==> flow/design.v <==
package code_defs_pkg;
    typedef enum logic [1:0]
        { SYNC_DATA = 2'b10
        , SYNC_CTL = 2'b01
        } sync_t;
    typedef enum logic [7:0]
        { BT_IDLE = 8'h1e
        , BT_O4   = 8'h2d
        , BT_S4   = 8'h33
        , BT_O0S4 = 8'h66
        , BT_O0O4 = 8'h55
        , BT_S0   = 8'h78
        , BT_O0   = 8'h4b
        , BT_T0   = 8'h87
        , BT_T1   = 8'h99
        , BT_T2   = 8'haa
        , BT_T3   = 8'hb4
        , BT_T4   = 8'hcc
        , BT_T5   = 8'hd2
        , BT_T6   = 8'he1
        , BT_T7   = 8'hff
        } block_type_t;
    typedef enum logic [6:0]
        { CC_IDLE = 7'b00
        , CC_LPI = 7'h06
        , CC_ERROR = 7'h1e
        , CC_RES0 = 7'h2d
        , CC_RES1 = 7'h33
        , CC_RES2 = 7'h4b
        , CC_RES3 = 7'h55
        , CC_RES4 = 7'h66
        , CC_RES5 = 7'h78
        } control_code_t;
    typedef enum logic [3:0]
        { OC_SEQ = 4'h0
        , OC_SIG = 4'hf
        } o_code_t;
    typedef enum logic [7:0]
        { RS_IDLE = 8'h07
        , RS_LPI = 8'h06
        , RS_START = 8'hfb
        , RS_TERM = 8'hfd
        , RS_ERROR = 8'hfe
        , RS_OSEQ = 8'h9c
        , RS_RES0 = 8'h1c
        , RS_RES1 = 8'h3c
        , RS_RES2 = 8'h7c
        , RS_RES3 = 8'hbc
        , RS_RES4 = 8'hdc
        , RS_RES5 = 8'hf7
        , RS_OSIG = 8'h5c
        } rs_code_t;
    typedef enum logic [7:0]
        { MAC_PRE = 8'h55
        , MAC_SFD = 8'hd5
        } mac_code_t;
    function automatic logic [7:0] control_to_rs_code(logic [6:0] icode);
        case (icode)
            CC_IDLE:    control_to_rs_code = RS_IDLE;
            CC_LPI:     control_to_rs_code = RS_LPI;
            CC_ERROR:   control_to_rs_code = RS_ERROR;
            CC_RES0:    control_to_rs_code = RS_RES0;
            CC_RES1:    control_to_rs_code = RS_RES1;
            CC_RES2:    control_to_rs_code = RS_RES2;
            CC_RES3:    control_to_rs_code = RS_RES3;
            CC_RES4:    control_to_rs_code = RS_RES4;
            CC_RES5:    control_to_rs_code = RS_RES5;
            default: begin
                control_to_rs_code = RS_IDLE;
            end
        endcase
    endfunction
    function automatic logic [3:0] rs_to_cc_ocode (input logic [7:0] rs_code);
        rs_to_cc_ocode = rs_code == RS_OSEQ ? OC_SEQ : OC_SIG;
    endfunction
    function automatic logic [7:0] cc_to_rs_ocode (input logic [3:0] cc_ocode);
        cc_to_rs_ocode = cc_ocode == OC_SEQ ? RS_OSEQ : RS_OSIG;
    endfunction
endpackage
`timescale 1ns/1ps
`default_nettype none
module slicing_crc #(
    parameter int SLICE_LENGTH = 4,
    parameter bit [31:0] INITIAL_CRC = 32'hFFFFFFFF,
    parameter bit INVERT_OUTPUT = 1,
    parameter bit REGISTER_OUTPUT = 1
) (
    input wire i_clk,
    input wire i_reset,
    input wire [8*SLICE_LENGTH-1:0] i_data,
    input wire [SLICE_LENGTH-1:0] i_valid,
    output wire [31:0] o_crc
);
    logic [31:0] crc_reg;
    logic [31:0] crc_next;
    function automatic logic [31:0] crc_byte(input logic [31:0] crc, input logic [7:0] data);
        logic [31:0] c;
        c = crc ^ {24'd0, data};
        for (int b = 0; b < 8; b++) begin
            c = c[0] ? ((c >> 1) ^ 32'hEDB88320) : (c >> 1);
        end
        crc_byte = c;
    endfunction
    always_comb begin
        crc_next = crc_reg;
        for (int n = 0; n < SLICE_LENGTH; n++) begin
            if (i_valid[n]) begin
                crc_next = crc_byte(crc_next, i_data[8*n +: 8]);
            end
        end
    end
    always_ff @(posedge i_clk)
    if (i_reset) begin
        crc_reg <= INITIAL_CRC;
    end else begin
        crc_reg <= crc_next;
    end
    generate if (REGISTER_OUTPUT) begin: l_reg_out
        assign o_crc = INVERT_OUTPUT ? ~crc_reg : crc_reg;
    end else begin: l_comb_out
        assign o_crc = INVERT_OUTPUT ? ~crc_next : crc_next;
    end endgenerate
endmodule
`timescale 1ns/1ps
`default_nettype none
module scrambler #(
    parameter bit DESCRAMBLE = 0,
    localparam int DATA_WIDTH = 32
) (
    input wire i_clk,
    input wire i_reset,
    input wire i_init_done,
    input wire i_pause,
    input wire [DATA_WIDTH-1:0] i_data,
    output wire [DATA_WIDTH-1:0] o_data
);
    /*verilator lint_off UNUSED*/
    logic[127:0] scrambler_data;
    /*verilator lint_on UNUSED*/
    logic [127:0] next_scrambler_data;
    logic [95:0] next_scrambler_data_split;
    always_ff @(posedge i_clk) begin
        if (i_reset || !i_init_done) begin
            scrambler_data <= '1;
        end
        else if (!i_pause) begin
            scrambler_data <= next_scrambler_data;
        end
    end
    assign next_scrambler_data_split = {scrambler_data[DATA_WIDTH +: 128 - DATA_WIDTH]};
    assign next_scrambler_data = DESCRAMBLE ? {i_data, next_scrambler_data_split} :
                                                {o_data, next_scrambler_data_split};
    generate
        for (genvar gi = 0; gi < DATA_WIDTH; gi++) begin: l_assign_odata
            assign o_data[gi] = next_scrambler_data_split[(64-DATA_WIDTH) + 6+gi] ^ next_scrambler_data_split[(64-DATA_WIDTH) + 25+gi] ^ i_data[gi];
        end
    endgenerate
endmodule
`timescale 1ns/1ps
`default_nettype none
module rx_gearbox #(
    parameter bit REGISTER_OUTPUT = 1,
    localparam int DATA_WIDTH = 32,
    localparam int HEADER_WIDTH = 2,
    localparam int SEQUENCE_WIDTH = 6
) (
    input wire i_clk,
    input wire i_reset,
    input wire [DATA_WIDTH-1:0] i_data,
    input wire i_slip,
    output logic [DATA_WIDTH-1:0] o_data,
    output logic [HEADER_WIDTH-1:0] o_header,
    output logic o_data_valid,
    output logic o_header_valid
);
    localparam int BUF_SIZE = 2*DATA_WIDTH + HEADER_WIDTH + 1;  
    logic [SEQUENCE_WIDTH-1:0] gearbox_seq;
    logic half_slip;
    always_ff @(posedge i_clk)
    if (i_reset) begin
        gearbox_seq <= '0;
        half_slip <= '0;
    end else begin
        if (!i_slip) begin
            gearbox_seq <= gearbox_seq < 32 ? gearbox_seq + 1 : '0;
        end
        if (i_slip) begin
            half_slip <= ~half_slip;
        end
    end
    logic [BUF_SIZE-1:0] obuf, next_obuf;
    wire frame_word;
    logic [6:0] current_data_idx;
    function automatic logic [6:0] data_idxs(input logic [SEQUENCE_WIDTH-1:0] seq);
        case (seq)
            0: data_idxs = 0;
            1: data_idxs = 32;
            2: data_idxs = 64;
            3: data_idxs = 30;
            4: data_idxs = 62;
            5: data_idxs = 28;
            6: data_idxs = 60;
            7: data_idxs = 26;
            8: data_idxs = 58;
            9: data_idxs = 24;
            10: data_idxs = 56;
            11: data_idxs = 22;
            12: data_idxs = 54;
            13: data_idxs = 20;
            14: data_idxs = 52;
            15: data_idxs = 18;
            16: data_idxs = 50;
            17: data_idxs = 16;
            18: data_idxs = 48;
            19: data_idxs = 14;
            20: data_idxs = 46;
            21: data_idxs = 12;
            22: data_idxs = 44;
            23: data_idxs = 10;
            24: data_idxs = 42;
            25: data_idxs = 8;
            26: data_idxs = 40;
            27: data_idxs = 6;
            28: data_idxs = 38;
            29: data_idxs = 4;
            30: data_idxs = 36;
            31: data_idxs = 2;
            32: data_idxs = 34;
            default: data_idxs = 0;
        endcase
    endfunction
    assign frame_word = (half_slip) ? !gearbox_seq[0] && gearbox_seq != SEQUENCE_WIDTH'(32) : 
                                        !gearbox_seq[0];
    assign current_data_idx = data_idxs(gearbox_seq);
    generate for (genvar gi = 0; gi < BUF_SIZE; gi++) begin: l_assign_obuf
        always @(*) begin
            next_obuf[gi] = obuf[gi];
            if (gi == BUF_SIZE - 1) begin
                next_obuf[gi] = next_obuf[0];  
            end else begin
                if (frame_word) begin
                    if (gearbox_seq != 0 && gi >= current_data_idx) begin
                        next_obuf[gi] = i_data[gi - current_data_idx];
                    end else if (gi < DATA_WIDTH - gearbox_seq) begin
                        next_obuf[gi] = i_data[gi + gearbox_seq];
                    end
                end else begin
                    if (gi >= current_data_idx && gi < current_data_idx + 32) begin
                        next_obuf[gi] = i_data[gi - current_data_idx];
                    end
                end
            end
        end
    end endgenerate
    always_ff @(posedge i_clk)
    if (i_reset) begin
        obuf <= '0;
    end else begin
        obuf <= next_obuf;
    end
    wire [DATA_WIDTH-1:0] odata_int;
    wire [HEADER_WIDTH-1:0] oheader_int;
    wire odata_valid_int;
    wire oheader_valid_int;
    assign odata_valid_int = half_slip ? gearbox_seq != 31 : gearbox_seq != 0;
    assign oheader_int = half_slip ? next_obuf[2:1] : next_obuf[1:0];
    assign oheader_valid_int = !frame_word && odata_valid_int;
    assign odata_int = half_slip ? (!frame_word ? next_obuf[34:3] : next_obuf[66:35]) :
                               (!frame_word ? next_obuf[33:2] : next_obuf[65:34]);
    generate if (REGISTER_OUTPUT) begin: l_register_output
        always_ff @(posedge i_clk)
        if (i_reset) begin
            o_data_valid <= '0;
            o_header <= '0;
            o_header_valid <= '0;
            o_data <= '0;
        end else begin
            o_data_valid <= odata_valid_int;
            o_header <= (oheader_valid_int) ? oheader_int : o_header;
            o_header_valid <= oheader_valid_int;
            o_data <= (odata_valid_int) ? odata_int : o_data;
        end
    end else begin: l_comb_output
        assign o_data_valid = odata_valid_int;
        assign o_header = oheader_int;
        assign o_header_valid = oheader_valid_int;
        assign o_data = odata_int;
    end endgenerate
endmodule
`timescale 1ns/1ps
`default_nettype none
module lock_state(
    input wire i_clk,
    input wire i_reset,
    input wire [1:0] i_header,
    input wire i_valid,
    output wire o_slip
);
    typedef enum logic[3:0] { LOCK_INIT, RESET_CNT, TEST_SH,
        VALID_SH, INVALID_SH, GOOD_64, SLIP} lock_state_t;
    lock_state_t state, next_state;
    /*verilator lint_off UNUSED*/
    logic rx_block_lock, test_sh, slip_done;
    /*verilator lint_on UNUSED*/
    logic [15:0] sh_cnt, sh_invalid_cnt;
    wire sh_valid;
    assign sh_valid = (i_header[1] ^ i_header[0]);
    assign o_slip = (state == SLIP);
    always_ff @(posedge i_clk) begin
        if (i_reset) begin
            state <= LOCK_INIT;
        end else begin
            state <= next_state;
        end
    end
    always_comb begin
        case (state)
            LOCK_INIT: begin
                next_state = RESET_CNT;
            end
            RESET_CNT: begin
                next_state = TEST_SH;
            end
            TEST_SH: begin
                if (!i_valid) begin
                    next_state = TEST_SH;
                end if (sh_valid) begin
                    next_state = VALID_SH;
                end else begin
                    next_state = INVALID_SH;
                end
            end
            VALID_SH: begin
                if (!i_valid) begin
                    next_state = VALID_SH;
                end if (sh_cnt == 64 && sh_invalid_cnt == 0) begin
                    next_state = GOOD_64;
                end else if (sh_cnt == 64 && sh_invalid_cnt != 0) begin
                    next_state = RESET_CNT;
                end else if (sh_cnt < 64 && !sh_valid) begin
                    next_state = INVALID_SH;
                end else begin
                    next_state = VALID_SH;
                end
            end
            INVALID_SH: begin
                if (!i_valid) begin
                    next_state = INVALID_SH;
                end if (sh_cnt == 64 && sh_invalid_cnt < 16) begin
                    next_state = RESET_CNT;
                end else if (sh_invalid_cnt == 16) begin
                    next_state = SLIP;
                end else if (sh_cnt < 64 && !sh_valid) begin
                    next_state = INVALID_SH;
                end else begin
                    next_state = VALID_SH;
                end
            end
            GOOD_64: begin
                next_state = RESET_CNT;
            end
            SLIP: begin
                next_state = RESET_CNT;
            end
            default: begin
                next_state = LOCK_INIT;
            end
            endcase
    end
    always_ff @(posedge i_clk) begin
        if (i_reset) begin
            rx_block_lock <= 1'b0;
            test_sh <= 1'b0;
            sh_cnt <= 0;
            sh_invalid_cnt <= 0;
            slip_done <= 1'b0;
        end else begin
            case (state)
                LOCK_INIT: begin
                    rx_block_lock <= 1'b0;
                    test_sh <= 1'b0;
                end
                RESET_CNT: begin
                    sh_cnt <= 0;
                    sh_invalid_cnt <= 0;
                    slip_done <= 1'b0;
                end
                TEST_SH: begin
                    test_sh <= 1'b0;
                end
                VALID_SH: begin
                    sh_cnt <= (i_valid) ? sh_cnt + 1 : sh_cnt;
                end
                INVALID_SH: begin
                    sh_cnt <= (i_valid) ? sh_cnt + 1 : sh_cnt;
                    sh_invalid_cnt <= (i_valid) ? sh_invalid_cnt + 1 : sh_invalid_cnt;
                end
                GOOD_64: begin
                    rx_block_lock <= 1'b0;
                end
                SLIP: begin
                    rx_block_lock <= 1'b0;
                end
                default: begin
                    rx_block_lock <= 1'b0;
                    test_sh <= 1'b0;
                    sh_cnt <= 0;
                    sh_invalid_cnt <= 0;
                    slip_done <= 1'b0;
                end
            endcase
        end
    end
endmodule
`timescale 1ns/1ps
`default_nettype none
import code_defs_pkg::*;
module decoder #(
    localparam int DATA_WIDTH = 32,
    localparam int DATA_NBYTES = DATA_WIDTH / 8
) (
    input wire i_reset,
    input wire i_rxc,
    input wire [DATA_WIDTH-1:0] i_rxd,
    input wire [1:0] i_rx_header,
    input wire i_rx_data_valid,
    input wire i_rx_header_valid,
    output wire [DATA_WIDTH-1:0] o_rxd,
    output wire [DATA_NBYTES-1:0] o_rxctl
);
    typedef struct packed {
        logic [63:0] odata;
        logic [7:0] octl;
        logic frame_valid;
    } xgmii_data_ctl_t;
    logic [DATA_WIDTH-1:0] delayed_i_rxd;
    wire [63:0] internal_irxd;
    xgmii_data_ctl_t decoded_frame;
    wire output_decode_frame;
    /*verilator lint_off UNUSED*/
    logic [63:0] internal_orxd;
    logic [7:0] internal_orxctl;
    wire frame_valid;
    /*verilator lint_on UNUSED*/
    always_ff @(posedge i_rxc) begin
        if (i_reset) begin
            delayed_i_rxd <= '0;
            internal_orxd <= '0;
            internal_orxctl <= '0;
        end else begin
            if (i_rx_data_valid) begin
                delayed_i_rxd <= i_rxd;
                if (output_decode_frame) begin  
                    internal_orxd <= decoded_frame.odata;
                    internal_orxctl <= decoded_frame.octl;
                end
            end
        end
    end
    assign internal_irxd = {i_rxd, delayed_i_rxd};
    assign output_decode_frame = !i_rx_header_valid  && i_rx_data_valid;  
    assign frame_valid = decoded_frame.frame_valid;
    assign o_rxd = !output_decode_frame ? internal_orxd[32 +: 32] : decoded_frame.odata[0 +: 32];
    assign o_rxctl = !output_decode_frame ? internal_orxctl[4 +: 4] : decoded_frame.octl[0 +: 4];
    function automatic logic [7:0] local_control_to_rs_code(input logic [6:0] icode);
        case (icode)
            CC_IDLE:    local_control_to_rs_code = RS_IDLE;
            CC_LPI:     local_control_to_rs_code = RS_LPI;
            CC_ERROR:   local_control_to_rs_code = RS_ERROR;
            CC_RES0:    local_control_to_rs_code = RS_RES0;
            CC_RES1:    local_control_to_rs_code = RS_RES1;
            CC_RES2:    local_control_to_rs_code = RS_RES2;
            CC_RES3:    local_control_to_rs_code = RS_RES3;
            CC_RES4:    local_control_to_rs_code = RS_RES4;
            CC_RES5:    local_control_to_rs_code = RS_RES5;
            default: begin
                local_control_to_rs_code = RS_IDLE;
            end
        endcase
    endfunction
    function automatic logic [7:0] local_cc_to_rs_ocode(input logic [3:0] cc_ocode);
        local_cc_to_rs_ocode = cc_ocode == OC_SEQ ? RS_OSEQ : RS_OSIG;
    endfunction
    function automatic logic [63:0] control_code_to_rs_lane(input logic [63:0] idata, input bit [7:0] lanes);
        control_code_to_rs_lane = {8{RS_ERROR}};
        for (int i = 0; i < 8; i++) begin
            if (lanes[7-i] == 1) begin
                control_code_to_rs_lane[8*i +: 8] = local_control_to_rs_code(idata[8 + (7*i) +: 7]);
            end
        end
    endfunction
    function automatic logic [72:0] decode_frame(input logic [63:0] idata, input logic [1:0] iheader);
        logic [63:0] odata;
        logic [7:0] octl;
        logic frame_valid;
        odata = '0;
        octl = '0;
        frame_valid = 1;
        if (iheader == SYNC_DATA) begin
            odata = idata;
            octl = '0;
        end else begin
            case (idata[7:0])
                BT_IDLE: begin
                    odata = control_code_to_rs_lane(idata, 8'hFF);
                    octl = '1;
                end
                BT_O4: begin
                    odata = control_code_to_rs_lane(idata, 8'hF0);
                    odata[63:40] = idata[63:40];
                    odata[39:32] = local_cc_to_rs_ocode(idata[39:36]);
                    octl = 8'h1F;
                end
                BT_S4: begin
                    odata = control_code_to_rs_lane(idata, 8'hF0);
                    odata[63:40] = idata[63:40];
                    odata[39:32] = RS_START;
                    octl = 8'h1F;
                end
                BT_O0S4: begin
                    odata[63:40] = idata[63:40];
                    odata[39:32] = RS_START;
                    odata[31: 8] = idata[31: 8];
                    odata[ 7: 0] = local_cc_to_rs_ocode(idata[35:32]);
                    octl = 8'h11;
                end
                BT_O0O4: begin
                    odata[63:40] = idata[63:40];
                    odata[39:32] = local_cc_to_rs_ocode(idata[35:32]);
                    odata[31: 8] = idata[31: 8];
                    odata[ 7: 0] = local_cc_to_rs_ocode(idata[39:36]);
                    octl = 8'h11;
                end
                BT_S0: begin
                    odata[63: 8] = idata[63: 8];
                    odata[ 7: 0] = RS_START;
                    octl = 8'h01;
                end
                BT_O0: begin
                    odata = control_code_to_rs_lane(idata, 8'h0F);
                    odata[31: 8] = idata[31: 8];
                    odata[ 7: 0] = local_cc_to_rs_ocode(idata[35:32]);
                    octl = 8'hF1;
                end
                BT_T0: begin
                    odata = control_code_to_rs_lane(idata, 8'h7F);
                    odata[ 7: 0] = RS_TERM;
                    octl = 8'hFF;
                end
                BT_T1: begin
                    odata = control_code_to_rs_lane(idata, 8'h3F);
                    odata[ 7: 0] = idata[15: 8];
                    odata[15: 8] = RS_TERM;
                    octl = 8'hFE;
                end
                BT_T2: begin
                    odata = control_code_to_rs_lane(idata, 8'h1F);
                    odata[15: 0] = idata[23: 8];
                    odata[23:16] = RS_TERM;
                    octl = 8'hFC;
                end
                BT_T3: begin
                    odata = control_code_to_rs_lane(idata, 8'h0F);
                    odata[23: 0] = idata[31: 8];
                    odata[31:24] = RS_TERM;
                    octl = 8'hF8;
                end
                BT_T4: begin
                    odata = control_code_to_rs_lane(idata, 8'h07);
                    odata[31: 0] = idata[39: 8];
                    odata[39:32] = RS_TERM;
                    octl = 8'hF0;
                end
                BT_T5: begin
                    odata = control_code_to_rs_lane(idata, 8'h03);
                    odata[39: 0] = idata[47: 8];
                    odata[47:40] = RS_TERM;
                    octl = 8'hE0;
                end
                BT_T6: begin
                    odata = control_code_to_rs_lane(idata, 8'h01);
                    odata[47: 0] = idata[55: 8];
                    odata[55:48] = RS_TERM;
                    octl = 8'hC0;
                end
                BT_T7: begin
                    odata[55: 0] = idata[63: 8];
                    odata[63:56] = RS_TERM;
                    octl = 8'h80;
                end
                default: begin
                    octl = 8'hFF;
                    odata[63:0] = {8{RS_ERROR}};
                    frame_valid = 0;
                end
            endcase
        end
        decode_frame = {odata, octl, frame_valid};
    endfunction
    assign decoded_frame = decode_frame(internal_irxd, i_rx_header);
endmodule
`timescale 1ns/1ps
`default_nettype none
import code_defs_pkg::*;
module rx_mac #(
    localparam int DATA_WIDTH = 32,
    localparam int DATA_NBYTES = DATA_WIDTH / 8
) (
    input wire i_reset,
    input wire i_clk,
    input wire [DATA_WIDTH-1:0] i_xgmii_rxd,
    input wire [DATA_NBYTES-1:0] i_xgmii_rxc,
    input wire i_phy_rx_valid,
    input wire [DATA_NBYTES-1:0] i_term_loc,
    output logic [DATA_WIDTH-1:0] m00_axis_tdata,
    output logic [DATA_NBYTES-1:0] m00_axis_tkeep,
    output logic m00_axis_tvalid,
    output logic m00_axis_tlast,
    output logic m00_axis_tuser
);
    typedef enum logic[1:0] {IDLE, PREAMBLE, DATA, TERM} rx_state_t;
    rx_state_t rx_state, rx_next_state;
    wire sfd_found;
    logic [DATA_NBYTES-1:0] start_keep;
    logic sfd_found_del;
    wire start_valid;
    wire term_found;
    wire [DATA_NBYTES-1:0] term_keep;
    wire ctl_found;
    wire data_invalid;
    wire  rx_crc_reset;
    logic [DATA_WIDTH-1:0] rx_crc_input_del;
    logic [31:0] rx_calc_crc;
    logic [31:0] rx_captured_crc;
    logic [DATA_NBYTES-1:0] crc_input_valid;
    logic [DATA_NBYTES-1:0] rx_crc_input_valid_del;
    always_ff @(posedge i_clk)
    if (i_reset) begin
        rx_state <= IDLE;
    end else begin
        rx_state <= rx_next_state;
    end
    always @(*) begin
        m00_axis_tdata = i_xgmii_rxd;
        case (rx_state)
            IDLE: begin
                rx_next_state = (sfd_found) ? DATA : IDLE;
                m00_axis_tvalid = '0;
                m00_axis_tlast = '0;
                m00_axis_tkeep = '0;
                m00_axis_tuser = '0;
            end
            DATA: begin
                if (i_phy_rx_valid && (term_found || ctl_found || data_invalid)) begin
                    rx_next_state = IDLE;
                end else begin
                    rx_next_state = DATA;
                end
                m00_axis_tvalid = i_phy_rx_valid && !data_invalid && (!sfd_found_del || (sfd_found_del && start_valid));
                m00_axis_tlast = rx_next_state == IDLE;
                m00_axis_tkeep = sfd_found_del ? start_keep :
                                    term_found ? term_keep  :
                                                '1;
                m00_axis_tuser = term_found && (rx_calc_crc == rx_captured_crc);
            end
            default: begin
                rx_next_state = IDLE;
                m00_axis_tvalid = '0;
                m00_axis_tlast = '0;
                m00_axis_tkeep = '0;
                m00_axis_tuser = '0;
            end
        endcase
    end
    assign ctl_found = |i_xgmii_rxc;
    assign data_invalid = (i_xgmii_rxc[3] && i_xgmii_rxd[31:24] == RS_ERROR) ||
                            (i_xgmii_rxc[2] && i_xgmii_rxd[23:16] == RS_ERROR) ||
                            (i_xgmii_rxc[1] && i_xgmii_rxd[15: 8] == RS_ERROR) ||
                            (i_xgmii_rxc[0] && i_xgmii_rxd[ 7: 0] == RS_ERROR);
    assign sfd_found = i_phy_rx_valid && (i_xgmii_rxd == {{3{8'h55}}, RS_START}) && (i_xgmii_rxc == 4'b1);
    always_ff @(posedge i_clk)  
    if (i_reset) begin
        sfd_found_del <= '0;
    end else begin
        sfd_found_del <= (i_phy_rx_valid) ? sfd_found : sfd_found_del;
    end
    assign term_found = |i_term_loc;
    assign start_keep = 4'b0000;
    assign start_valid = 1'b0;  
    generate for (genvar gi = 0; gi < DATA_NBYTES; gi++) begin: l_term_keep
        assign term_keep[gi] = (1 << gi) < i_term_loc ? 1'b1 : 1'b0;
    end endgenerate
    always_ff @(posedge i_clk)
    if (i_reset) begin
        rx_crc_input_del <= '0;
        rx_crc_input_valid_del <= '0;
    end else begin
        rx_crc_input_del <= i_phy_rx_valid ? m00_axis_tdata : rx_crc_input_del;
        rx_crc_input_valid_del <= i_phy_rx_valid ? m00_axis_tkeep : rx_crc_input_valid_del;
    end
    always @(*) begin
        if (!i_phy_rx_valid) begin
            crc_input_valid = {DATA_NBYTES{1'b0}};
        end else if (!term_found) begin
            crc_input_valid = rx_crc_input_valid_del;
        end else begin
            case (i_term_loc)
                1: crc_input_valid = 4'b0000;
                2: crc_input_valid = 4'b0001;
                4: crc_input_valid = 4'b0011;
                8: crc_input_valid = 4'b0111;
                default: crc_input_valid = 4'b1111;
            endcase
        end
        case (i_term_loc)
            1: rx_captured_crc = rx_crc_input_del;
            2: rx_captured_crc = {i_xgmii_rxd[0+:8], rx_crc_input_del[8+:24]};
            4: rx_captured_crc = {i_xgmii_rxd[0+:16], rx_crc_input_del[16+:16]};
            8: rx_captured_crc = {i_xgmii_rxd[0+:24], rx_crc_input_del[24+:8]};
            default: rx_captured_crc = i_xgmii_rxd;
        endcase
    end
    assign rx_crc_reset = rx_state == IDLE;
    slicing_crc #(
        .SLICE_LENGTH(DATA_NBYTES),
        .INITIAL_CRC(32'hFFFFFFFF),
        .INVERT_OUTPUT(1),
        .REGISTER_OUTPUT(0)
    ) u_rx_crc (
        .i_clk(i_clk),
        .i_reset(rx_crc_reset),
        .i_data(rx_crc_input_del),
        .i_valid(crc_input_valid),
        .o_crc(rx_calc_crc)
    );
endmodule
`timescale 1ns/1ps
`default_nettype none
import code_defs_pkg::*;
module eth_rx (
    input wire i_clk,
    input wire i_reset,
    input wire [31:0] i_xver_rx_data,
    output logic [31:0] m00_axis_tdata,
    output logic [3:0] m00_axis_tkeep,
    output logic m00_axis_tvalid,
    output logic m00_axis_tlast,
    output logic m00_axis_tuser
);
    wire [31:0] rx_gearbox_data_out, rx_descrambled_data;
    wire [1:0] rx_header;
    wire rx_data_valid, rx_header_valid;
    wire rx_gearbox_slip;
    wire [31:0] rx_decoded_data;
    wire [3:0] rx_decoded_ctl;
    rx_gearbox #(.REGISTER_OUTPUT(1))
    u_rx_gearbox (
        .i_clk(i_clk),
        .i_reset(i_reset),
        .i_data(i_xver_rx_data),
        .i_slip(rx_gearbox_slip),
        .o_data(rx_gearbox_data_out),
        .o_header(rx_header),
        .o_data_valid(rx_data_valid),
        .o_header_valid(rx_header_valid)
    );
    lock_state u_lock_state(
        .i_clk(i_clk),
        .i_reset(i_reset),
        .i_header(rx_header),
        .i_valid(rx_header_valid),
        .o_slip(rx_gearbox_slip)
    );
    scrambler #(
        .DESCRAMBLE(1)
    ) u_descrambler(
        .i_clk(i_clk),
        .i_reset(i_reset),
        .i_init_done(!i_reset),
        .i_pause(!rx_data_valid),
        .i_data(rx_gearbox_data_out),
        .o_data(rx_descrambled_data)
    );
    decoder u_decoder(
        .i_reset(i_reset),
        .i_rxc(i_clk),
        .i_rxd(rx_descrambled_data),
        .i_rx_header(rx_header),
        .i_rx_data_valid(rx_data_valid),
        .i_rx_header_valid(rx_header_valid),
        .o_rxd(rx_decoded_data),
        .o_rxctl(rx_decoded_ctl)
    );
    wire [3:0] early_term_loc;
    generate for (genvar gi = 0; gi < 4; gi++) begin: l_early_term_loc
        assign early_term_loc[gi] = rx_data_valid && rx_decoded_data[gi*8 +: 8] == RS_TERM && rx_decoded_ctl[gi];
    end endgenerate
    logic [31:0] xgmii_rx_data;
    logic [3:0] xgmii_rx_ctl;
    logic phy_rx_valid;
    logic [3:0] term_loc;
    always_ff @(posedge i_clk)
    if (i_reset) begin
        xgmii_rx_data <= '0;
        xgmii_rx_ctl <= '0;
        phy_rx_valid <= '0;
        term_loc <= '0;
    end else begin
        xgmii_rx_data <= rx_decoded_data;
        xgmii_rx_ctl <= rx_decoded_ctl;
        phy_rx_valid <= rx_data_valid;
        term_loc <= early_term_loc;
    end
    wire [31:0] rx_tdata;
    wire [3:0] rx_tkeep;
    wire rx_tvalid;
    wire rx_tlast;
    wire rx_tuser;
    rx_mac u_rx (
        .i_reset(i_reset),
        .i_clk(i_clk),
        .i_xgmii_rxd(xgmii_rx_data),
        .i_xgmii_rxc(xgmii_rx_ctl),
        .i_phy_rx_valid(phy_rx_valid),
        .i_term_loc(term_loc),
        .m00_axis_tdata(rx_tdata),
        .m00_axis_tkeep(rx_tkeep),
        .m00_axis_tvalid(rx_tvalid),
        .m00_axis_tlast(rx_tlast),
        .m00_axis_tuser(rx_tuser)
    );
    always_ff @(posedge i_clk)
    if (i_reset) begin
        m00_axis_tdata <= '0;
        m00_axis_tkeep <= '0;
        m00_axis_tvalid <= '0;
        m00_axis_tlast <= '0;
        m00_axis_tuser <= '0;
    end else begin
        m00_axis_tdata <= rx_tdata;
        m00_axis_tkeep <= rx_tkeep;
        m00_axis_tvalid <= rx_tvalid;
        m00_axis_tlast <= rx_tlast;
        m00_axis_tuser <= rx_tuser;
    end
endmodule
# Reports on eth_rx
# Tool output for the design above before and after an edit, in the order of the flow.
# "before" refers to lines of the RTL above, "after" to lines of the edited file.
# "diff": "after" minus "before" as printed here. "change_rel_pct": 100 x difference / "before".
# Operators: Yosys type, input widths -> output width; for muxes data width and select width s.
# Cell names lack the library's common part.
# Not given: -
[design] top="eth_rx" clock_port="i_clk" lib="sky130hd" corner="tt_025C_1v80"

# The edit
# The edit as a unified diff against the file above.
# A script made this edit. It changes what the design does and was not meant as an optimisation.
# begin of diff
@@ -832,5 +832,4 @@
     always_ff @(posedge i_clk)
     if (i_reset) begin
-        m00_axis_tdata <= '0;
         m00_axis_tkeep <= '0;
         m00_axis_tvalid <= '0;
@@ -838,5 +837,4 @@
         m00_axis_tuser <= '0;
     end else begin
-        m00_axis_tdata <= rx_tdata;
         m00_axis_tkeep <= rx_tkeep;
         m00_axis_tvalid <= rx_tvalid;
@@ -844,3 +842,4 @@
         m00_axis_tuser <= rx_tuser;
     end
+    always_comb m00_axis_tdata = rx_tdata;
 endmodule
# end of diff

# Word-level counts
# Counts by Yosys on the flattened word-level netlist (proc, flatten, opt, wreduce; memories kept). Print and check cells are left out.
# Memory sizes are those after Yosys's memory passes, which may raise the word count (mostly to a power of two), join words into wider ones and drop unused or constant bits.
[classes] item="eq_ne" before=108 after=108 diff=0 change_rel_pct=0.00
[classes] item="bitwise" before=106 after=106 diff=0 change_rel_pct=0.00
[classes] item="reduce_and_logical" before=206 after=206 diff=0 change_rel_pct=0.00
[classes] item="n_addsub" before=136 after=136 diff=0 change_rel_pct=0.00
[classes] item="shift" before=132 after=132 diff=0 change_rel_pct=0.00
[classes] item="muxes" before=358 after=358 diff=0 change_rel_pct=0.00
[classes] item="compare" before=205 after=205 diff=0 change_rel_pct=0.00
# Operator kinds equal on both sides are left out: 104.
[bits] item="clocked_rd_ports_x_width" before=6 after=6 diff=0 change_rel_pct=0.00
[bits] item="rom_bits" before=384 after=384 diff=0 change_rel_pct=0.00
[bits] item="memories" before=1 after=1 diff=0 change_rel_pct=0.00
[bits] item="register_bits" before=528 after=496 diff=-32 change_rel_pct=-6.06
[bits] item="wordCells" before=1280 after=1279 diff=-1 change_rel_pct=-0.08
[memory_table] item="mem_shapes" before="64x6 r1 w0" after="64x6 r1 w0"

# Depth
# Depth = most cells in a row (Yosys ltp): at word level without a register or memory, in the mapped netlist without a sequential cell, where the memories' decode and read muxes count.
[logic_depth] item="depth_word" before=75 after=75 diff=0 change_rel_pct=0.00
[logic_depth] item="ABC_AREA" before="0" after="0"
[logic_depth] item="ltp_mapped" before=22 after=21 diff=-1 change_rel_pct=-4.55
[logic_depth] item="ltp_nobuf" before=17 after=17 diff=0 change_rel_pct=0.00

# Mapped cells and area
# The flow's flattened synthesis, as Yosys stat reports it; memories are mapped. The netlist is that of the ABC_AREA named above (0 if unset); the other value can give another one.
[by_type] type="mux2i_1" before=248 after=179 diff=-69 change_rel_pct=-27.82
[by_type] type="a211o_1" before=22 after=77 diff=55 change_rel_pct=250.00
[by_type] type="nand2_1" before=533 after=497 diff=-36 change_rel_pct=-6.75
[by_type] type="dfxtp_1" before=431 after=399 diff=-32 change_rel_pct=-7.42
[by_type] type="and2_1" before=38 after=70 diff=32 change_rel_pct=84.21
[by_type] type="a21oi_1" before=344 after=370 diff=26 change_rel_pct=7.56
[by_type] type="nor2_1" before=601 after=578 diff=-23 change_rel_pct=-3.83
[by_type] type="xor2_1" before=124 after=104 diff=-20 change_rel_pct=-16.13
[by_type] type="o211ai_1" before=22 after=42 diff=20 change_rel_pct=90.91
[by_type] type="a211oi_1" before=81 after=65 diff=-16 change_rel_pct=-19.75
[by_type] type="xnor2_1" before=277 after=262 diff=-15 change_rel_pct=-5.42
[by_type] type="clkbuf_1" before=282 after=296 diff=14 change_rel_pct=4.96
[by_type] type="nand2b_1" before=42 after=56 diff=14 change_rel_pct=33.33
[by_type] type="or3_1" before=22 after=36 diff=14 change_rel_pct=63.64
[by_type] type="or2_2" before=26 after=37 diff=11 change_rel_pct=42.31
[by_type] type="nand3_1" before=130 after=120 diff=-10 change_rel_pct=-7.69
[by_type] type="a22oi_1" before=19 after=9 diff=-10 change_rel_pct=-52.63
[by_type] type="nor3_1" before=152 after=143 diff=-9 change_rel_pct=-5.92
# Cell types equal on both sides are left out: 18.
# Not every row of either side is listed.
[mapped] item="cells" before=4754 after=4696 diff=-58 change_rel_pct=-1.22
[mapped] item="buf_cells" before=346 after=350 diff=4 change_rel_pct=1.16
[mapped] item="sequential_area_mm2" before=0.0086283 after=0.0079877 diff=-0.0006406 change_rel_pct=-7.42
[mapped] item="ffs" before=431 after=399 diff=-32 change_rel_pct=-7.42
[mapped] item="synth_area_mm2" before=0.0368166 after=0.0360383 diff=-0.0007783 change_rel_pct=-2.11
# The figures by module come from a second, unflattened synthesis with its own total; it is not the netlist above.
[unflattened] item="hier_cells" before=4638 after=4570 diff=-68 change_rel_pct=-1.47
[unflattened] item="area_unflattened_mm2" before=0.0386621 after=0.0378025 diff=-0.0008596 change_rel_pct=-2.22
# Each row is one instance without its submodules.
[by_module_before] mod="rx_gearbox #(REGISTER_OUTPUT=1)" area_mm2=0.0145978 instances=1 mod_seq_area_mm2=0.0023022 cells=1887
[by_module_before] mod="decoder" area_mm2=0.0067189 instances=1 mod_seq_area_mm2=0.0013613 cells=916
[by_module_before] mod="slicing_crc" area_mm2=0.0066088 instances=1 mod_seq_area_mm2=0.0006406 cells=683
[by_module_before] mod="rx_mac" area_mm2=0.0038149 instances=1 mod_seq_area_mm2=0.0007807 cells=479
[by_module_before] mod="scrambler #(DESCRAMBLE=1)" area_mm2=0.00263 instances=1 mod_seq_area_mm2=0.0011611 cells=252
[by_module_before] mod="eth_rx" area_mm2=0.0022547 instances=1 mod_seq_area_mm2=0.0016015 cells=183
[by_module_before] mod="lock_state" area_mm2=0.002037 instances=1 mod_seq_area_mm2=0.0007807 cells=238
[by_module_after] mod="rx_gearbox #(REGISTER_OUTPUT=1)" area_mm2=0.0145978 instances=1 mod_seq_area_mm2=0.0023022 cells=1887
[by_module_after] mod="decoder" area_mm2=0.0067189 instances=1 mod_seq_area_mm2=0.0013613 cells=916
[by_module_after] mod="slicing_crc" area_mm2=0.0066088 instances=1 mod_seq_area_mm2=0.0006406 cells=683
[by_module_after] mod="rx_mac" area_mm2=0.0038149 instances=1 mod_seq_area_mm2=0.0007807 cells=479
[by_module_after] mod="scrambler #(DESCRAMBLE=1)" area_mm2=0.00263 instances=1 mod_seq_area_mm2=0.0011611 cells=252
[by_module_after] mod="lock_state" area_mm2=0.002037 instances=1 mod_seq_area_mm2=0.0007807 cells=238
[by_module_after] mod="eth_rx" area_mm2=0.0013951 instances=1 mod_seq_area_mm2=0.0009609 cells=115

# Path before layout
# OpenSTA on the mapped netlist: ideal clock, no wires. The path of least setup slack (recovery checks aside). Input and output delay are each 20% of the period. Register names are those of the netlist, which keeps one name where synthesis merged equal registers.
[synth_timing] item="path_kind" before="flip-flop to flip-flop" after="flip-flop to flip-flop"
[synth_timing] item="from" before="reg u_rx.rx_crc_input_del[2]" after="reg u_rx.rx_crc_input_del[0]"
[synth_timing] item="to" before="reg m00_axis_tuser" after="reg m00_axis_tuser"
[synth_timing] item="stages" before=20 after=18 diff=-2 change_rel_pct=-10.00
[synth_timing] item="path_delay_ns" before=5.419 after=5.676 diff=0.257 change_rel_pct=4.74
[synth_timing] item="path_slack_ns" before=1.081 after=0.824 diff=-0.257
[synth_timing] item="path_buffers" before=2 after=0 diff=-2 change_rel_pct=-100.00
[synth_timing] item="period_ns" before=6.5 after=6.5 diff=0.0 change_rel_pct=0.00
[synth_timing] item="setup_time_ns" before=0.103 after=0.088 diff=-0.015
[synth_timing] item="t_first_pin_ns" before=0.000 after=0.000 diff=0.000
[synth_timing] item="t_required_ns" before=6.397 after=6.412 diff=0.015 change_rel_pct=0.23
[synth_timing] item="t_arrival_ns" before=5.316 after=5.588 diff=0.272 change_rel_pct=5.12
[synth_timing] item="synth_period_reached_ns" before=5.419 after=5.676 diff=0.257 change_rel_pct=4.74
# "path_delay_ns" = arrival - input delay + setup time.
# "stages" counts driving pins, that of a launching flip-flop among them; a cell with two outputs on the path counts twice.
# "synth_period_reached_ns" = period - worst setup slack (recovery checks aside). The figure is calculated, with input and output delays left at 20% of the set period.
# The rows between start and end are the longest chain of elaborated cells between them; the timing report does not say that the signal goes this way. Where chains are equally long, one stands for them.
# A line is the first line of the expression or statement that the cell stems from. Yosys adds cells for indexed reads and writes and turns some case tables into memories.
[synth_via_before] cell_sequence="dfxtp_1 > xnor3_1 > a211o_1 > a211oi_4 > xnor3_1 > xor2_1 > a21bo_2 > and3_1 > buf_2 > xnor2_4 > xnor3_1 > mux2i_1 > or2_1 > buf_4 > xnor3_1 > xnor3_1 > xor2_1 > nor4_1 > nand4_1 > a2111oi_2" elab_chain_len=56 cone_cells=73 lines_between=6
[synth_lines_before] item="start: declaration" line_no=632 source="logic [DATA_WIDTH-1:0] rx_crc_input_del;"
[synth_lines_before] item="start: assignment" line_no=695 source="rx_crc_input_del <= '0;"
[synth_lines_before] item="start: assignment" line_no=698 source="rx_crc_input_del <= i_phy_rx_valid ? m00_axis_tdata : rx_crc_input_del;"
[synth_lines_before] item="$xor 32x8->32" line_no=98 source="c = crc ^ {24'd0, data};"
[synth_lines_before] item="$mux 32 x3" line_no=100 source="c = c[0] ? ((c >> 1) ^ 32'hEDB88320) : (c >> 1);"
[synth_lines_before] item="$not 13->14"
[synth_lines_before] item="$mux 32" line_no=100
[synth_lines_before] item="$not 13->14"
[synth_lines_before] item="$mux 32 x2" line_no=100
[synth_lines_before] item="$not 13->14"
[synth_lines_before] item="[... 34 more ...]"
[synth_lines_before] item="$mux 32 x3" line_no=100
[synth_lines_before] item="$not 13->14"
[synth_lines_before] item="$mux 32 x4" line_no=100
[synth_lines_before] item="$mux 32" line_no=107 source="if (i_valid[n]) begin"
[synth_lines_before] item="$not 32->32" line_no=121 source="assign o_crc = INVERT_OUTPUT ? ~crc_next : crc_next;"
[synth_lines_before] item="$eq 32x32->1" line_no=664 source="m00_axis_tuser = term_found && (rx_calc_crc == rx_captured_crc);"
[synth_lines_before] item="$logic_and 1x1->1" line_no=664
[synth_lines_before] item="end: assignment" line_no=838 source="m00_axis_tuser <= '0;"
[synth_lines_before] item="end: assignment" line_no=844 source="m00_axis_tuser <= rx_tuser;"
[synth_lines_before] item="end: declaration" line_no=748 source="output logic m00_axis_tuser"
[synth_via_after] cell_sequence="dfxtp_1 > xnor2_4 > xnor3_1 > mux2_2 > xnor2_4 > xnor3_1 > xnor3_1 > mux2_2 > nand2_1 > xnor3_1 > o211ai_1 > and2_1 > xnor3_1 > xnor2_1 > nand3_1 > o311ai_0 > or4_1 > nor4_2" elab_chain_len=56 cone_cells=75 lines_between=6
[synth_lines_after] item="start: declaration" line_no=632 source="logic [DATA_WIDTH-1:0] rx_crc_input_del;"
[synth_lines_after] item="start: assignment" line_no=695 source="rx_crc_input_del <= '0;"
[synth_lines_after] item="start: assignment" line_no=698 source="rx_crc_input_del <= i_phy_rx_valid ? m00_axis_tdata : rx_crc_input_del;"
[synth_lines_after] item="$xor 32x8->32" line_no=98 source="c = crc ^ {24'd0, data};"
[synth_lines_after] item="$mux 32" line_no=100 source="c = c[0] ? ((c >> 1) ^ 32'hEDB88320) : (c >> 1);"
[synth_lines_after] item="$not 13->14"
[synth_lines_after] item="$mux 32" line_no=100
[synth_lines_after] item="$not 13->14"
[synth_lines_after] item="$mux 32 x2" line_no=100
[synth_lines_after] item="$not 13->14"
[synth_lines_after] item="[... 35 more ...]"
[synth_lines_after] item="$mux 32 x2" line_no=100
[synth_lines_after] item="$not 13->14"
[synth_lines_after] item="$mux 32 x6" line_no=100
[synth_lines_after] item="$mux 32" line_no=107 source="if (i_valid[n]) begin"
[synth_lines_after] item="$not 32->32" line_no=121 source="assign o_crc = INVERT_OUTPUT ? ~crc_next : crc_next;"
[synth_lines_after] item="$eq 32x32->1" line_no=664 source="m00_axis_tuser = term_found && (rx_calc_crc == rx_captured_crc);"
[synth_lines_after] item="$logic_and 1x1->1" line_no=664
[synth_lines_after] item="end: assignment" line_no=837 source="m00_axis_tuser <= '0;"
[synth_lines_after] item="end: assignment" line_no=842 source="m00_axis_tuser <= rx_tuser;"
[synth_lines_after] item="end: declaration" line_no=748 source="output logic m00_axis_tuser"

# Timing after layout
# From the final timing report of the runs of pair 1: the path of least setup slack in the routed layout; clock arrival at registers is part of the times.
[layout_timing] item="path_kind" before="flip-flop to flip-flop" after="flip-flop to flip-flop"
[layout_timing] item="from" before="reg term_loc[0]" after="reg u_rx.u_rx_crc.crc_reg[1]"
[layout_timing] item="to" before="reg m00_axis_tuser" after="reg m00_axis_tuser"
[layout_timing] item="path_slack_ns" before=0.28 after=0.20 diff=-0.08
[layout_timing] item="t_first_pin_ns" before=0.63 after=0.60 diff=-0.03 change_rel_pct=-4.76
[layout_timing] item="t_required_ns" before=6.82 after=6.78 diff=-0.04 change_rel_pct=-0.59
[layout_timing] item="t_arrival_ns" before=6.54 after=6.58 diff=0.04 change_rel_pct=0.61
[layout_timing] item="setup_time_ns" before=0.10 after=0.09 diff=-0.01
[layout_timing] item="path_buffers" before=0 after=3 diff=3
[layout_timing] item="period_ns" before=6.29 after=6.29 diff=0.00 change_rel_pct=0.00
[layout_timing] item="stages" before=18 after=21 diff=3 change_rel_pct=16.67
# The rows between start and end are the longest chain of elaborated cells between them; the timing report does not say that the signal goes this way. Where chains are equally long, one stands for them.
[layout_via_before] cell_sequence="dfxtp_1 > nand2b_1 > a21oi_4 > mux2i_4 > xnor2_4 > xnor3_1 > xor3_1 > mux2i_2 > nor3_1 > o41ai_1 > nand3_1 > nor3_1 > nor2_1 > xor3_1 > a22oi_1 > o22ai_1 > a2111o_1 > a2111oi_2" elab_chain_len=50 cone_cells=67
[layout_lines_before] item="start: declaration" line_no=801 source="logic [3:0] term_loc;"
[layout_lines_before] item="start: assignment" line_no=807 source="term_loc <= '0;"
[layout_lines_before] item="start: assignment" line_no=812 source="term_loc <= early_term_loc;"
[layout_lines_before] item="$eq 4x4->1" line_no=707 source="case (i_term_loc)"
[layout_lines_before] item="$pmux 4 s4" line_no=707
[layout_lines_before] item="$mux 4" line_no=704 source="end else if (!term_found) begin"
[layout_lines_before] item="$mux 4" line_no=702 source="if (!i_phy_rx_valid) begin"
[layout_lines_before] item="$mux 32" line_no=107 source="if (i_valid[n]) begin"
[layout_lines_before] item="$xor 32x8->32" line_no=98 source="c = crc ^ {24'd0, data};"
[layout_lines_before] item="$not 13->14"
[layout_lines_before] item="[... 35 more ...]"
[layout_lines_before] item="$mux 32" line_no=100 source="c = c[0] ? ((c >> 1) ^ 32'hEDB88320) : (c >> 1);"
[layout_lines_before] item="$not 13->14"
[layout_lines_before] item="$mux 32 x2" line_no=100
[layout_lines_before] item="$mux 32" line_no=107
[layout_lines_before] item="$not 32->32" line_no=121 source="assign o_crc = INVERT_OUTPUT ? ~crc_next : crc_next;"
[layout_lines_before] item="$eq 32x32->1" line_no=664 source="m00_axis_tuser = term_found && (rx_calc_crc == rx_captured_crc);"
[layout_lines_before] item="$logic_and 1x1->1" line_no=664
[layout_lines_before] item="end: assignment" line_no=838 source="m00_axis_tuser <= '0;"
[layout_lines_before] item="end: assignment" line_no=844 source="m00_axis_tuser <= rx_tuser;"
[layout_lines_before] item="end: declaration" line_no=748 source="output logic m00_axis_tuser"
[layout_via_after] cell_sequence="dfxtp_1 > xor2_4 > buf_4 > xnor3_2 > mux2i_1 > or2_2 > xnor3_1 > o21ai_0 > o2111ai_2 > buf_4 > xnor2_1 > o21ai_4 > buf_4 > xnor2_2 > xnor3_1 > xnor3_1 > nand3b_1 > o21ai_1 > a2111oi_0 > nand4_1 > nor4_2" elab_chain_len=56 cone_cells=73 lines_between=5
[layout_lines_after] item="start: declaration" line_no=94 source="logic [31:0] crc_reg;"
[layout_lines_after] item="start: assignment" line_no=114 source="crc_reg <= INITIAL_CRC;"
[layout_lines_after] item="start: assignment" line_no=116 source="crc_reg <= crc_next;"
[layout_lines_after] item="$xor 32x8->32" line_no=98 source="c = crc ^ {24'd0, data};"
[layout_lines_after] item="$mux 32 x2" line_no=100 source="c = c[0] ? ((c >> 1) ^ 32'hEDB88320) : (c >> 1);"
[layout_lines_after] item="$not 13->14"
[layout_lines_after] item="$mux 32" line_no=100
[layout_lines_after] item="$not 13->14"
[layout_lines_after] item="$mux 32 x2" line_no=100
[layout_lines_after] item="$not 13->14"
[layout_lines_after] item="[... 34 more ...]"
[layout_lines_after] item="$mux 32 x3" line_no=100
[layout_lines_after] item="$not 13->14"
[layout_lines_after] item="$mux 32 x5" line_no=100
[layout_lines_after] item="$mux 32" line_no=107 source="if (i_valid[n]) begin"
[layout_lines_after] item="$not 32->32" line_no=121 source="assign o_crc = INVERT_OUTPUT ? ~crc_next : crc_next;"
[layout_lines_after] item="$eq 32x32->1" line_no=664 source="m00_axis_tuser = term_found && (rx_calc_crc == rx_captured_crc);"
[layout_lines_after] item="$logic_and 1x1->1" line_no=664
[layout_lines_after] item="end: assignment" line_no=837 source="m00_axis_tuser <= '0;"
[layout_lines_after] item="end: assignment" line_no=842 source="m00_axis_tuser <= rx_tuser;"
[layout_lines_after] item="end: declaration" line_no=748 source="output logic m00_axis_tuser"

# Flow runs
# Runs of the flow (Yosys, OpenROAD) on both versions; the two runs of a pair have the same settings. The constraints put input and output delay at 20% of the set period each and load the outputs with 0.01 pF.
[flow_settings_pair_1] period_ns=6.29 CAP_MARGIN=20 CORE_MARGIN=2 CORE_UTILIZATION=40 SLEW_MARGIN=20
[results_pair_1] item="total_negative_slack_ns" before=0.000 after=0.000 diff=0.000
[results_pair_1] item="timing.achieved_period_ns" before=6.008 after=6.094 diff=0.086 change_rel_pct=1.43
[results_pair_1] item="holdWs_ns" before=0.446 after=0.451 diff=0.005
[results_pair_1] item="utilization_pct" before=45.0 after=44.6 diff=-0.4
[results_pair_1] item="die_footprint_mm2" before=0.0944855 after=0.0925133 diff=-0.0019722 change_rel_pct=-2.09
[results_pair_1] item="worst_setup_slack_ns" before=0.282 after=0.196 diff=-0.086
[results_pair_1] item="power.total_w" before=0.010388 after=0.010118 diff=-0.000270 change_rel_pct=-2.60
[results_pair_1] item="synthArea_mm2" before=0.0368166 after=0.0360383 diff=-0.0007783 change_rel_pct=-2.11
[flow_settings_pair_2] CELL_PAD_IN_SITES_DETAIL_PLACEMENT=0 CORE_UTILIZATION=47 GPL_TIMING_DRIVEN=1 HOLD_SLACK_MARGIN=0.25 PLACE_DENSITY_LB_ADDON=0.06 period_ns=5.76 CAP_MARGIN=20 CORE_MARGIN=2 SLEW_MARGIN=20
[results_pair_2] item="total_negative_slack_ns" before=0.000 after=0.000 diff=0.000
[results_pair_2] item="timing.achieved_period_ns" before=5.663 after=5.516 diff=-0.147 change_rel_pct=-2.60
[results_pair_2] item="holdWs_ns" before=0.446 after=0.440 diff=-0.006
[results_pair_2] item="utilization_pct" before=53.9 after=54.0 diff=0.1
[results_pair_2] item="die_footprint_mm2" before=0.0805879 after=0.0789076 diff=-0.0016803 change_rel_pct=-2.09
[results_pair_2] item="worst_setup_slack_ns" before=0.097 after=0.244 diff=0.147
[results_pair_2] item="power.total_w" before=0.011235 after=0.011109 diff=-0.000126 change_rel_pct=-1.12
[results_pair_2] item="synthArea_mm2" before=0.0368166 after=0.0360383 diff=-0.0007783 change_rel_pct=-2.11
# "timing.achieved_period_ns": clock period set for the run, less the worst setup slack. It is reckoned from that one timing run; input and output delays stay at 20% of the period that was set.
# "power.total_w": no workload was simulated; the value follows from the tool's default switching activity.
